==> flow/design.v <==
module fsm(
input logic CLK_50M,
output logic [15:0] audiodata,
input logic [31:0] flash_mem_readdata,
input logic flash_mem_readdatavalid,
input logic reset,
input logic direction,
output logic [6:0] state,
input logic newclock1,
output flash_mem_read,
input logic idle,
output logic [15:0] out,
output [3:0] flash_mem_byteenable
);
parameter [6:0] start = 7'b000_0000;
parameter [6:0] read = 7'b010_0000;
parameter [6:0] waitread = 7'b110_1111;
parameter [6:0] play1 = 7'b101_1111;
parameter [6:0] play2 = 7'b111_1111;
always_ff @ (posedge CLK_50M, posedge reset)
	begin
	if (reset) begin
		state<=start;
		audiodata<=16'b0;
		end
	else 
		begin
		case(state)
		start: if(idle)begin
			state<=read;
			end
			else
			state<=start;
		read:begin
			state<=waitread;
			end
		waitread:begin
			if ( flash_mem_readdatavalid==1'b1) state<= play1;
			end	
		play1:
			begin 
			if (direction)
				begin
				if(newclock1) 
					begin
					state<=start;
					audiodata<= flash_mem_readdata [31:16];
					end
				else 
				audiodata<= flash_mem_readdata [31:16];
				end
			else
				begin 
				if(newclock1) 
					begin
					audiodata<= flash_mem_readdata [15:0];
					state<=play2;
					end
				else
				audiodata<= flash_mem_readdata [15:0];
				end
			end
		play2:
			begin 
			if (direction)
				begin
				if(newclock1) 
					begin
					state<=start;
					audiodata<= flash_mem_readdata [15:0];
					end
				else 
				audiodata<= flash_mem_readdata [15:0];
				end
			else
				begin
				if(newclock1) 
					begin
					state<=start;
					audiodata<= flash_mem_readdata [31:16];
					end
				else 
				audiodata<= flash_mem_readdata [31:16];
				end
			end
		default: state<=start;
		endcase
end 
		end 
assign flash_mem_read=~state[4];
assign flash_mem_byteenable={~state[3],~state[2],~state[1],~state[0]};
assign out =flash_mem_readdata[15:0];
endmodule 
module clockdiv (input logic [31:0] d,input logic [31:0] desiredfreq,input logic clk, input logic rst, output logic reset, output logic newclock);
always_ff @ (posedge clk, posedge rst)
begin
	if (rst)
		begin
		newclock<=1'b0;
		reset<=1'b0;
		end
	else if (d==((32'd25000000/(desiredfreq))-32'd1))
		begin
		newclock<=1'b1;
		reset<=1'b0;
		end
	else if (d>=((32'd50000000/(desiredfreq))-32'b1))
		begin
		newclock<=1'b0;
		reset<=1'b1;
		end
	else
		begin
		newclock<= newclock;
		reset<=1'b0;
		end
end
endmodule
module counter(input logic clk, input logic rst, input logic reset, output logic [31:0] Q);
always_ff @ (posedge clk, posedge rst)
begin 
	if (rst)
		Q<=32'b0;
	else if (reset)
		begin
		Q<=32'b1;
		end
	else
		Q<=Q+32'b1;
end
endmodule
module flipflop #(parameter width = 23)(input logic clk, input logic rst, input logic [width-1:0] d, output logic [width-1:0] q);
always_ff @(posedge clk, posedge rst)
if (rst) q<={width{1'b0}};
else q<=d;
endmodule
module keyboardaddr (input logic [22:0]  currentaddr,
	input logic D, E, B, F, R,
	output logic [1:0] state,
	input logic clk,
	input logic rst,
	input logic en,
output logic idle,
	output logic [22:0] nextaddr
	);
	parameter idleFW = 2'b00;
	parameter idleBW = 2'b01;
	parameter FW = 2'b10;
	parameter BW = 2'b11;
assign idle=state[1];	
	always_ff @ (posedge clk, posedge rst)
	begin
				if (rst) begin
					state<=idleFW;
					nextaddr<=23'b0;
				end
				else if (en)
					case(state)
					idleFW:	 
							if(R) begin		 
								state<=idleFW;
								nextaddr<=1'b0;
								end
							else if(B) begin  
								state<=idleBW;
								nextaddr<=currentaddr;	
								end
							else if(E) begin	 
								state<=FW;
								nextaddr<=currentaddr+1'b1;
								end
							else begin		 
								state<=idleFW;
								nextaddr<=currentaddr;
								end
					idleBW:
							if(R) begin		 
								state<=idleBW;
								nextaddr<=1'b0;
								end
							else if(F) begin		 
								state<=idleFW;
								nextaddr<=currentaddr;	
								end
							else if(B) begin		 
								state<=BW;
								nextaddr<=currentaddr+1'b1;
								end
							else begin		 
								state<=idleBW;
								nextaddr<=currentaddr;
								end
					FW:			
							if(currentaddr==32'h7ffff) begin
						nextaddr<=32'b0;
							end
							else if(R) begin		 
									state<=FW;
									nextaddr<=32'b0;
								end
								else if(B) begin		 
									state<=BW;
									nextaddr<=currentaddr-1'b1;	
								end
								else if(D) begin		 
									state<=idleFW;
									nextaddr<=currentaddr;
								end
								else begin		 
									state<=FW;
									nextaddr<=currentaddr+1'b1;						
								end
					BW:
			if(currentaddr==32'b0) begin
				nextaddr<=32'h7ffff;
				end
							else if(R) begin 
								state<=BW;
								nextaddr<=32'h7ffff;
								end
							else if(F) begin		 
								state<=FW;
								nextaddr<=currentaddr+1'b1;	
								end
							else if(D) begin		 
								state<=idleBW;
								nextaddr<=currentaddr;
								end
							else begin		 
								state<=BW;
								nextaddr<=currentaddr-1'b1;
								end
						default: state<= idleFW;
				endcase
			end
endmodule
module vDFF(clk, rst, en, in, out);
	input logic clk;
	input logic rst;
	input logic en;
	input logic [22:0] in;
	output logic [22:0] out;
	always_ff @(posedge clk, posedge rst)
		if (rst) out<=23'b0;
		else if (en) out<=in;
endmodule 
module keyboardint(kbd, D,E,B,F,R);
	input logic [7:0] kbd;
	output D,E,B,F,R;
parameter character_B =8'h42;
parameter character_D =8'h44;
parameter character_E =8'h45;
parameter character_F =8'h46;
parameter character_R =8'h52;
parameter character_lowercase_b= 8'h62;
parameter character_lowercase_d= 8'h64;
parameter character_lowercase_e= 8'h65;
parameter character_lowercase_f= 8'h66;
parameter character_lowercase_r= 8'h72;
		assign D = (character_D == kbd)| (character_lowercase_d == kbd);
		assign E = (character_E == kbd)| (character_lowercase_e == kbd);
		assign B = (character_B == kbd)| (character_lowercase_b == kbd);
		assign F = (character_F == kbd)| (character_lowercase_f == kbd);
		assign R = (character_R == kbd)| (character_lowercase_r == kbd);
endmodule
module keyintegration(clk,rst,addvalue,prevaddvalue,keys);
	input logic clk;
	input logic rst;
	input logic [2:0] keys;
	output logic [31:0] addvalue;
	input logic [31:0] prevaddvalue;
	always_ff @(posedge clk, posedge rst)begin
			if(rst) begin
				addvalue<=0;
			end
			else if(keys[2]) begin
				addvalue<=0;
			end
			else if(keys[1]) begin
				addvalue<=prevaddvalue+32'd1000;
			end
			else if(keys[0]) begin
				addvalue<=prevaddvalue-32'd1000;
			end
			else begin
				addvalue<=prevaddvalue;
			end
		end
endmodule
`default_nettype none
module ipod_player(
    input  logic        clk,
    input  logic        reset,
    input  logic [7:0]  kbd_ascii,
    input  logic        speed_up,
    input  logic        speed_down,
    input  logic        speed_reset,
    input  logic        direction,
    input  logic [31:0] flash_readdata,
    input  logic        flash_readdatavalid,
    output logic        flash_read,
    output logic [3:0]  flash_byteenable,
    output logic [22:0] flash_address,
    output logic [15:0] audio_data,
    output logic        sample_clk
);
logic D,B,E,F,R;
logic [1:0] state2;
logic idle;
logic [6:0] state;
logic [15:0] out;
logic [22:0] nextaddress;
logic [22:0] currentaddress;
logic newclock1;
logic newclock1_q;
logic addr_en;
logic [31:0] d1;
logic resetcounter1;
logic [31:0] prevaddvalue;
logic [31:0] addvalue;
logic edgeclock1;
keyintegration speedcontrol(.clk(clk),.rst(reset),.addvalue(addvalue),.prevaddvalue(prevaddvalue),.keys({speed_reset,speed_up,speed_down}));
flipflop #(32) addvalueff (.clk(clk), .rst(reset), .d(addvalue), .q(prevaddvalue));
clockdiv div1 (.d(d1),.desiredfreq(32'd22000+addvalue),.clk(clk),.rst(reset),.reset(resetcounter1),.newclock(newclock1));
counter counter1 (.clk(clk), .rst(reset), .reset(resetcounter1), .Q(d1));
always_ff @(posedge clk, posedge reset)
    if (reset) newclock1_q <= 1'b0;
    else       newclock1_q <= newclock1;
assign addr_en = newclock1 & ~newclock1_q;
keyboardaddr addressset (.currentaddr(currentaddress),.clk(clk),.rst(reset),.en(addr_en),.idle(idle),.state(state2),.D(D),.E(E),.B(B),.F(F),.R(R),.nextaddr(nextaddress));
keyboardint keyboardinput (.kbd(kbd_ascii), .D(D), .E(E), .B(B), .F(F), .R(R));
vDFF addrVDFF(.clk(clk),.rst(reset),.en(addr_en),.in(nextaddress),.out(currentaddress));
doublesync newclock_doublsync(.indata(newclock1), .outdata(edgeclock1), .clk(clk), .reset(reset));
fsm flash(
.CLK_50M(clk),
.direction(direction),
.audiodata(audio_data),
.flash_mem_readdata(flash_readdata),
.flash_mem_readdatavalid(flash_readdatavalid),
.reset(reset),
.state(state),
.out(out),
.idle(idle),
.newclock1(edgeclock1),
.flash_mem_byteenable(flash_byteenable),
.flash_mem_read(flash_read)
);
assign flash_address = currentaddress[22:0];
assign sample_clk = newclock1;
endmodule
module doublesync(input logic indata, input logic clk, input logic reset, output logic outdata);
logic reg1;
always_ff @(posedge clk, posedge reset)
    if (reset) begin
        reg1 <= 1'b0;
        outdata <= 1'b0;
    end else begin
        reg1 <= indata;
        outdata <= reg1;
    end
endmodule
`default_nettype wire
Wiki page: ipod_player / tool data

## Step by step through the tools: ipod_player

Module ipod_player before and after one edit of its RTL, step after step.
"original" refers to lines of the RTL above, "edited" to lines of the edited file.
"change" is "edited" less "original", of the values as shown; "rel. change" is that difference over "original", in percent.
Library cell names are shortened.
A cell with n/a has no value.

| inputs | value |
|---|---|
| design top | ipod_player |
| clock | clk |
| library | sky130hd |
| library corner | tt_025C_1v80 |

## Edit of the RTL

Unified diff, file above to edited file.
This change comes from a script, not from a designer. The edited design behaves differently; no optimisation was intended.

```diff
@@ -105,5 +105,5 @@
 		reset<=1'b0;
 		end
-	else if (d>=((32'd50000000/(desiredfreq))-32'b1))
+	else if (d>=((32'd50000000/(desiredfreq))^32'b1))
 		begin
 		newclock<=1'b0;
```

## Word-level counts

Counts by Yosys on the flattened word-level netlist (proc, flatten, opt, wreduce; memories kept). Register bits leave out memories and registers merged into their read ports (data or address). Print and check cells are left out. Cells with the same type and inputs are merged into one.

Cells by class:

| item | original | edited | change | rel. change (%) |
|---|---|---|---|---|
| $add $sub $neg | 8 | 7 | -1 | -12.50 |
| div/mod/pow operators | 2 | 2 | 0 | 0.00 |
| magnitude comparators | 1 | 1 | 0 | 0.00 |
| eq/ne operators | 23 | 23 | 0 | 0.00 |
| muxes and demuxes | 47 | 47 | 0 | 0.00 |
| bitwise operators | 12 | 13 | +1 | +8.33 |
| reduce/logical cells | 8 | 8 | 0 | 0.00 |

Operators by type and width:

| kind | original | edited | change | rel. change (%) |
|---|---|---|---|---|
| inverter 1 bit | 6 | 7 | +1 | +16.67 |
| subtractor 32 x 1 -> 32 bit (second input constant) | 2 | 1 | -1 | -50.00 |

Operator kinds equal on both sides are left out: 38.

Word-level totals:

| item | original | edited | change | rel. change (%) |
|---|---|---|---|---|
| flip-flop bits (word level) | 171 | 171 | 0 | 0.00 |
| input bits | 47 | 47 | 0 | 0.00 |
| output and inout bits | 45 | 45 | 0 | 0.00 |
| elaborated cells | 113 | 113 | 0 | 0.00 |

## Depth

Depth = most cells in a row (Yosys ltp): at word level without a register or memory, in the mapped netlist without a sequential cell, where the memories' decode and read muxes count.

Depth:

| item | original | edited | change | rel. change (%) |
|---|---|---|---|---|
| word-level depth | 7 | 7 | 0 | 0.00 |
| ABC_AREA | 0 | 0 | n/a | n/a |
| gate-level depth with buffers | 392 | 410 | +18 | +4.59 |
| depth with buffers taken out | 346 | 367 | +21 | +6.07 |

## Synthesis result

Source: synth_stat.txt of the flow (Yosys; design flattened, memories mapped). It holds for the ABC_AREA given above (unset counts as 0); a run with the other value may have another netlist.

Cell types:

| cell | original | edited | change | rel. change (%) |
|---|---|---|---|---|
| nor2_1 | 1198 | 1069 | -129 | -10.77 |
| nor3_1 | 319 | 266 | -53 | -16.61 |
| nand2_1 | 1099 | 1056 | -43 | -3.91 |
| buf_2 | 48 | 13 | -35 | -72.92 |
| nor4_1 | 75 | 44 | -31 | -41.33 |
| a21oi_1 | 941 | 911 | -30 | -3.19 |
| o21a_1 | 249 | 278 | +29 | +11.65 |
| mux2_2 | 126 | 154 | +28 | +22.22 |
| o21ai_0 | 712 | 688 | -24 | -3.37 |
| nand2b_1 | 162 | 186 | +24 | +14.81 |
| nand3_1 | 300 | 278 | -22 | -7.33 |
| xor2_1 | 326 | 305 | -21 | -6.44 |
| o21bai_1 | 84 | 105 | +21 | +25.00 |
| clkbuf_1 | 268 | 287 | +19 | +7.09 |
| a211o_1 | 48 | 30 | -18 | -37.50 |
| a211oi_1 | 98 | 82 | -16 | -16.33 |
| o311ai_0 | 32 | 16 | -16 | -50.00 |
| and2_1 | 73 | 88 | +15 | +20.55 |

Cell types equal on both sides are left out: 16.
The list need not be complete.

Mapped netlist:

| item | original | edited | change | rel. change (%) |
|---|---|---|---|---|
| mapped cells | 10524 | 10072 | -452 | -4.29 |
| cell area after synthesis (µm²) | 71682.5 | 69050.0 | -2632.5 | -3.67 |
| area of sequential cells (µm²) | 4279.1 | 4279.1 | 0.0 | 0.00 |
| mapped flip-flops | 171 | 171 | 0 | 0.00 |
| buffers | 390 | 363 | -27 | -6.92 |

By module: a second synthesis without flattening, with its own total; a netlist apart from the flattened one above.

Second synthesis, totals:

| item | original | edited | change | rel. change (%) |
|---|---|---|---|---|
| cells (unflattened synthesis) | 10689 | 10638 | -51 | -0.48 |
| area (unflattened synthesis) (µm²) | 73663.1 | 73445.4 | -217.7 | -0.30 |

Each row is one instance without its submodules.

By module, original:

| module | times used | cells | area (µm²) | sequential area (µm²) |
|---|---|---|---|---|
| clockdiv | 1 | 9383 | 62319.8 | 50.0 |
| keyboardaddr | 1 | 556 | 3792.4 | 625.6 |
| keyintegration | 1 | 242 | 2109.5 | 800.8 |
| counter | 1 | 166 | 1614.0 | 800.8 |
| fsm | 1 | 150 | 1357.6 | 575.6 |
| vDFF | 1 | 49 | 860.8 | 575.6 |
| flipflop (width=32) | 1 | 33 | 804.5 | 800.8 |
| ipod_player | 1 | 98 | 680.7 | 25.0 |
| keyboardint | 1 | 9 | 70.1 | 0.0 |
| doublesync | 1 | 3 | 53.8 | 50.0 |

By module, edited:

| module | times used | cells | area (µm²) | sequential area (µm²) |
|---|---|---|---|---|
| clockdiv | 1 | 9332 | 62102.1 | 50.0 |
| keyboardaddr | 1 | 556 | 3792.4 | 625.6 |
| keyintegration | 1 | 242 | 2109.5 | 800.8 |
| counter | 1 | 166 | 1614.0 | 800.8 |
| fsm | 1 | 150 | 1357.6 | 575.6 |
| vDFF | 1 | 49 | 860.8 | 575.6 |
| flipflop (width=32) | 1 | 33 | 804.5 | 800.8 |
| ipod_player | 1 | 98 | 680.7 | 25.0 |
| keyboardint | 1 | 9 | 70.1 | 0.0 |
| doublesync | 1 | 3 | 53.8 | 50.0 |

## Path before layout

OpenSTA on the mapped netlist: ideal clock, no wires. The path of least setup slack (recovery checks aside). Input and output delay are each 20% of the period. Register names are those of the netlist, which keeps one name where synthesis merged equal registers.

Path post-synthesis:

| item | original | edited | change | rel. change (%) |
|---|---|---|---|---|
| path kind | reg2reg | reg2reg | n/a | n/a |
| from | reg speedcontrol.addvalue[4] | reg speedcontrol.addvalue[4] | n/a | n/a |
| to | reg div1.newclock | reg div1.newclock | n/a | n/a |
| period (ns) | 100.0 | 100.0 | 0.0 | 0.00 |
| library setup time (ns) | 0.065 | 0.064 | -0.001 | n/a |
| launch time at the first pin (ns) | 0.000 | 0.000 | 0.000 | n/a |
| data arrival time (ns) | 82.974 | 80.442 | -2.532 | -3.05 |
| path slack (ns) | 16.961 | 19.494 | +2.533 | n/a |
| delay of the path (ns) | 83.039 | 80.506 | -2.533 | -3.05 |
| stages | 359 | 390 | +31 | +8.64 |
| synthesis period reached (ns) | 83.039 | 80.506 | -2.533 | -3.05 |

"delay of the path" is the arrival time less input delay plus setup time.
"stages" counts driving pins, that of a launching flip-flop among them; a cell with two outputs on the path counts twice.
"synthesis period reached" is the clock period less the worst setup slack; recovery checks do not enter. This is arithmetic on one report: input and output delays are still those of the set period (20% each).
Between the ends stands the longest chain of elaborated cells between them, by number of cells; it is not shown to be the way that was timed. Of several equally long chains one is given.
A line is the first line of the expression or statement that the cell stems from. Yosys adds cells for indexed reads and writes and turns some case tables into memories.
At most two assigning lines are given for a register; there are more.

| between the ends, post-synthesis, original | value |
|---|---|
| cells stage by stage | dfrtp_1 clkbuf_1 inv_1 ha_1 buf_2 or4b_4 a2111o_1 nand4_1 xor2_1 nand4_2 or4_1 nor4_1 o211ai_1 nor2_1 ha_1 nor2_1 a2111oi_0 a311oi_1 [323 not listed] nor2_1 ha_1 ha_1 a21o_1 a21o_1 a21o_1 a21o_1 a21o_1 a21o_1 a21o_1 a21o_1 a21o_1 a21oi_1 o21ai_0 a221oi_1 o31ai_1 a221oi_1 a21o_1 |
| length of the longest elaborated chain | 6 |
| elaborated cells between the ends (all ways) | 10 |
| source lines of those cells | 3 |
| classes of those cells | 3 x add/sub; 2 x div; 1 x compare; 1 x eq/ne; 2 x mux; 1 x reduce/logical |

Ends and longest elaborated chain, post-synthesis, original:

| item | RTL line | source |
|---|---|---|
| start, declared | 270 | `output logic [31:0] addvalue;` |
| start, assigned | 280 | `addvalue<=prevaddvalue+32'd1000;` |
| start, assigned | 283 | `addvalue<=prevaddvalue-32'd1000;` |
| adder 15 x 32 -> 32 bit | 324 | `clockdiv div1 (.d(d1),.desiredfreq(32'd22000+addvalue),.clk(clk),.rst(reset),.reset(resetcounter1),.newclock(n ...` |
| divider 26 x 32 -> 32 bit | 107 | `else if (d>=((32'd50000000/(desiredfreq))-32'b1))` |
| subtractor 32 x 1 -> 32 bit | 107 |  |
| >= comparator 32 bit | 107 |  |
| two-way mux 1 bit | 107 |  |
| two-way mux 1 bit | 102 | `else if (d==((32'd25000000/(desiredfreq))-32'd1))` |
| end, assigned | 104 | `newclock<=1'b1;` |
| end, assigned | 114 | `newclock<= newclock;` |
| end, declared | 94 | `module clockdiv (input logic [31:0] d,input logic [31:0] desiredfreq,input logic clk, input logic rst, output ...` |

| between the ends, post-synthesis, edited | value |
|---|---|
| cells stage by stage | dfrtp_1 clkbuf_1 inv_1 ha_1 nor4b_4 o221ai_1 nand4_1 xor2_1 o21ai_1 or4_4 buf_2 buf_1 buf_1 clkbuf_1 or3_1 nor2_1 o21ai_1 nor2_1 [354 not listed] nand2b_1 a21o_1 a21o_1 a21o_1 a21o_1 a21o_1 a21oi_1 nor2b_1 o21ai_0 nand2b_1 a21oi_1 nor2b_1 o21ai_0 a21oi_1 a211oi_1 o31ai_1 a211oi_1 a21o_1 |
| length of the longest elaborated chain | 6 |
| elaborated cells between the ends (all ways) | 10 |
| source lines of those cells | 3 |
| classes of those cells | 2 x add/sub; 2 x div; 1 x compare; 1 x eq/ne; 2 x mux; 1 x logic; 1 x reduce/logical |

Ends and longest elaborated chain, post-synthesis, edited:

| item | RTL line | source |
|---|---|---|
| start, declared | 270 | `output logic [31:0] addvalue;` |
| start, assigned | 280 | `addvalue<=prevaddvalue+32'd1000;` |
| start, assigned | 283 | `addvalue<=prevaddvalue-32'd1000;` |
| adder 15 x 32 -> 32 bit | 324 | `clockdiv div1 (.d(d1),.desiredfreq(32'd22000+addvalue),.clk(clk),.rst(reset),.reset(resetcounter1),.newclock(n ...` |
| divider 26 x 32 -> 32 bit | 107 | `else if (d>=((32'd50000000/(desiredfreq))^32'b1))` |
| inverter 1 bit | n/a |  |
| >= comparator 32 bit | 107 |  |
| two-way mux 1 bit | 107 |  |
| two-way mux 1 bit | 102 | `else if (d==((32'd25000000/(desiredfreq))-32'd1))` |
| end, assigned | 104 | `newclock<=1'b1;` |
| end, assigned | 114 | `newclock<= newclock;` |
| end, declared | 94 | `module clockdiv (input logic [31:0] d,input logic [31:0] desiredfreq,input logic clk, input logic rst, output ...` |

## Timing after layout

From the final timing report of each run of set A: the path of least setup slack in the routed layout; clock arrival at registers is part of the times.

Path post-layout:

| item | original | edited | change | rel. change (%) |
|---|---|---|---|---|
| path kind | reg2reg | reg2reg | n/a | n/a |
| from | reg speedcontrol.addvalue[4] | reg speedcontrol.addvalue[4] | n/a | n/a |
| to | reg div1.newclock | reg div1.newclock | n/a | n/a |
| period (ns) | 93.1 | 93.1 | 0.0 | 0.00 |
| library setup time (ns) | 0.06 | 0.05 | -0.01 | n/a |
| launch time at the first pin (ns) | 0.46 | 0.50 | +0.04 | +8.70 |
| data arrival time (ns) | 84.13 | 83.53 | -0.60 | -0.71 |
| path slack (ns) | 9.39 | 10.02 | +0.63 | n/a |
| stages | 357 | 360 | +3 | +0.84 |

Between the ends stands the longest chain of elaborated cells between them, by number of cells; it is not shown to be the way that was timed. Of several equally long chains one is given.
At most two assigning lines are given for a register; there are more.

| between the ends, post-layout, original | value |
|---|---|
| cells stage by stage | dfrtp_4 inv_1 ha_4 or4b_4 a2111o_1 nand4_1 xor2_4 buf_12 nand4_2 buf_4 or4_1 nor4_4 o211ai_1 nor2_1 ha_1 nor2_1 a2111oi_1 a311oi_1 [321 not listed] buf_4 nand2_1 nor2_1 nor2_1 ha_1 a21o_1 a21o_1 a21o_1 a21o_1 a21o_1 a21oi_1 buf_4 o21ai_0 a221oi_1 buf_4 o31ai_1 a221oi_2 a21o_1 |
| length of the longest elaborated chain | 6 |
| elaborated cells between the ends (all ways) | 10 |
| source lines of those cells | 3 |
| classes of those cells | 3 x add/sub; 2 x div; 1 x compare; 1 x eq/ne; 2 x mux; 1 x reduce/logical |

Ends and longest elaborated chain, post-layout, original:

| item | RTL line | source |
|---|---|---|
| start, declared | 270 | `output logic [31:0] addvalue;` |
| start, assigned | 280 | `addvalue<=prevaddvalue+32'd1000;` |
| start, assigned | 283 | `addvalue<=prevaddvalue-32'd1000;` |
| adder 15 x 32 -> 32 bit | 324 | `clockdiv div1 (.d(d1),.desiredfreq(32'd22000+addvalue),.clk(clk),.rst(reset),.reset(resetcounter1),.newclock(n ...` |
| divider 26 x 32 -> 32 bit | 107 | `else if (d>=((32'd50000000/(desiredfreq))-32'b1))` |
| subtractor 32 x 1 -> 32 bit | 107 |  |
| >= comparator 32 bit | 107 |  |
| two-way mux 1 bit | 107 |  |
| two-way mux 1 bit | 102 | `else if (d==((32'd25000000/(desiredfreq))-32'd1))` |
| end, assigned | 104 | `newclock<=1'b1;` |
| end, assigned | 114 | `newclock<= newclock;` |
| end, declared | 94 | `module clockdiv (input logic [31:0] d,input logic [31:0] desiredfreq,input logic clk, input logic rst, output ...` |

| between the ends, post-layout, edited | value |
|---|---|
| cells stage by stage | dfrtp_4 inv_1 ha_4 nor4b_4 o22ai_2 or3_4 a2111oi_4 o2111ai_4 or4_4 or3_1 nor2_1 o21ai_1 nor2_1 ha_1 o21bai_1 a21oi_1 nor2_2 inv_1 [324 not listed] nand2b_1 a21o_1 a21o_1 a21o_1 a21o_1 a21o_1 a21oi_1 nor2b_1 o21ai_0 nand2b_1 a21oi_1 nor2b_1 o21ai_0 a21oi_1 a211oi_2 o31ai_1 a211oi_1 a21o_1 |
| length of the longest elaborated chain | 6 |
| elaborated cells between the ends (all ways) | 10 |
| source lines of those cells | 3 |
| classes of those cells | 2 x add/sub; 2 x div; 1 x compare; 1 x eq/ne; 2 x mux; 1 x logic; 1 x reduce/logical |

Ends and longest elaborated chain, post-layout, edited:

| item | RTL line | source |
|---|---|---|
| start, declared | 270 | `output logic [31:0] addvalue;` |
| start, assigned | 280 | `addvalue<=prevaddvalue+32'd1000;` |
| start, assigned | 283 | `addvalue<=prevaddvalue-32'd1000;` |
| adder 15 x 32 -> 32 bit | 324 | `clockdiv div1 (.d(d1),.desiredfreq(32'd22000+addvalue),.clk(clk),.rst(reset),.reset(resetcounter1),.newclock(n ...` |
| divider 26 x 32 -> 32 bit | 107 | `else if (d>=((32'd50000000/(desiredfreq))^32'b1))` |
| inverter 1 bit | n/a |  |
| >= comparator 32 bit | 107 |  |
| two-way mux 1 bit | 107 |  |
| two-way mux 1 bit | 102 | `else if (d==((32'd25000000/(desiredfreq))-32'd1))` |
| end, assigned | 104 | `newclock<=1'b1;` |
| end, assigned | 114 | `newclock<= newclock;` |
| end, declared | 94 | `module clockdiv (input logic [31:0] d,input logic [31:0] desiredfreq,input logic clk, input logic rst, output ...` |

## Flow runs

Both versions went through the flow (Yosys, OpenROAD) with the same settings in each pair. Constraints: input delay and output delay 20% of the set period each, output load 0.01 pF.

| settings, set A | value |
|---|---|
| CORE_UTILIZATION | 40 |
| SETUP_SLACK_MARGIN | 5 |
| period_ns | 93.1 |
| CAP_MARGIN | 20 |
| CORE_MARGIN | 2 |
| SLEW_MARGIN | 20 |

Final reports, set A:

| item | original | edited | change | rel. change (%) |
|---|---|---|---|---|
| post-synthesis cell area (µm²) | 71682.5 | 69050.0 | -2632.5 | -3.67 |
| die size (µm²) | 182607.0 | 175963.0 | -6644.0 | -3.64 |
| std-cell area (final layout) (µm²) | 86817.0 | 74910.6 | -11906.4 | -13.71 |
| post-route utilization (%) | 48.7 | 43.7 | -5.0 | n/a |
| worst setup slack after layout (ns) | 9.385 | 10.016 | +0.631 | n/a |
| total negative slack (ns) | 0.000 | 0.000 | 0.000 | n/a |
| smallest hold slack (ns) | 0.403 | 0.418 | +0.015 | n/a |
| period reached (ns) | 83.715 | 83.084 | -0.631 | -0.75 |

| settings, set B | value |
|---|---|
| CELL_PAD_IN_SITES_GLOBAL_PLACEMENT | 2 |
| CORE_ASPECT_RATIO | 1.01 |
| CORE_MARGIN | 9 |
| CORE_UTILIZATION | 17 |
| CTS_CLUSTER_DIAMETER | 302 |
| GPL_ROUTABILITY_DRIVEN | 1 |
| MAX_ROUTING_LAYER | met4 |
| PLACE_DENSITY_LB_ADDON | 0.08 |
| SETUP_SLACK_MARGIN | -2.0 |
| period_ns | 124.0 |
| CAP_MARGIN | 20 |
| SLEW_MARGIN | 20 |

Final reports, set B:

| item | original | edited | change | rel. change (%) |
|---|---|---|---|---|
| post-synthesis cell area (µm²) | 71682.5 | 69050.0 | -2632.5 | -3.67 |
| die size (µm²) | 445362.0 | 429444.0 | -15918.0 | -3.57 |
| std-cell area (final layout) (µm²) | 81255.4 | 78003.6 | -3251.8 | -4.00 |
| post-route utilization (%) | 19.4 | 19.3 | -0.1 | n/a |
| worst setup slack after layout (ns) | 20.889 | 23.808 | +2.919 | n/a |
| total negative slack (ns) | 0.000 | 0.000 | 0.000 | n/a |
| smallest hold slack (ns) | 0.422 | 0.428 | +0.006 | n/a |
| period reached (ns) | 103.111 | 100.192 | -2.919 | -2.83 |

"period reached": clock period set for the run, less the worst setup slack. It is reckoned from that one timing run; input and output delays stay at 20% of the period that was set.
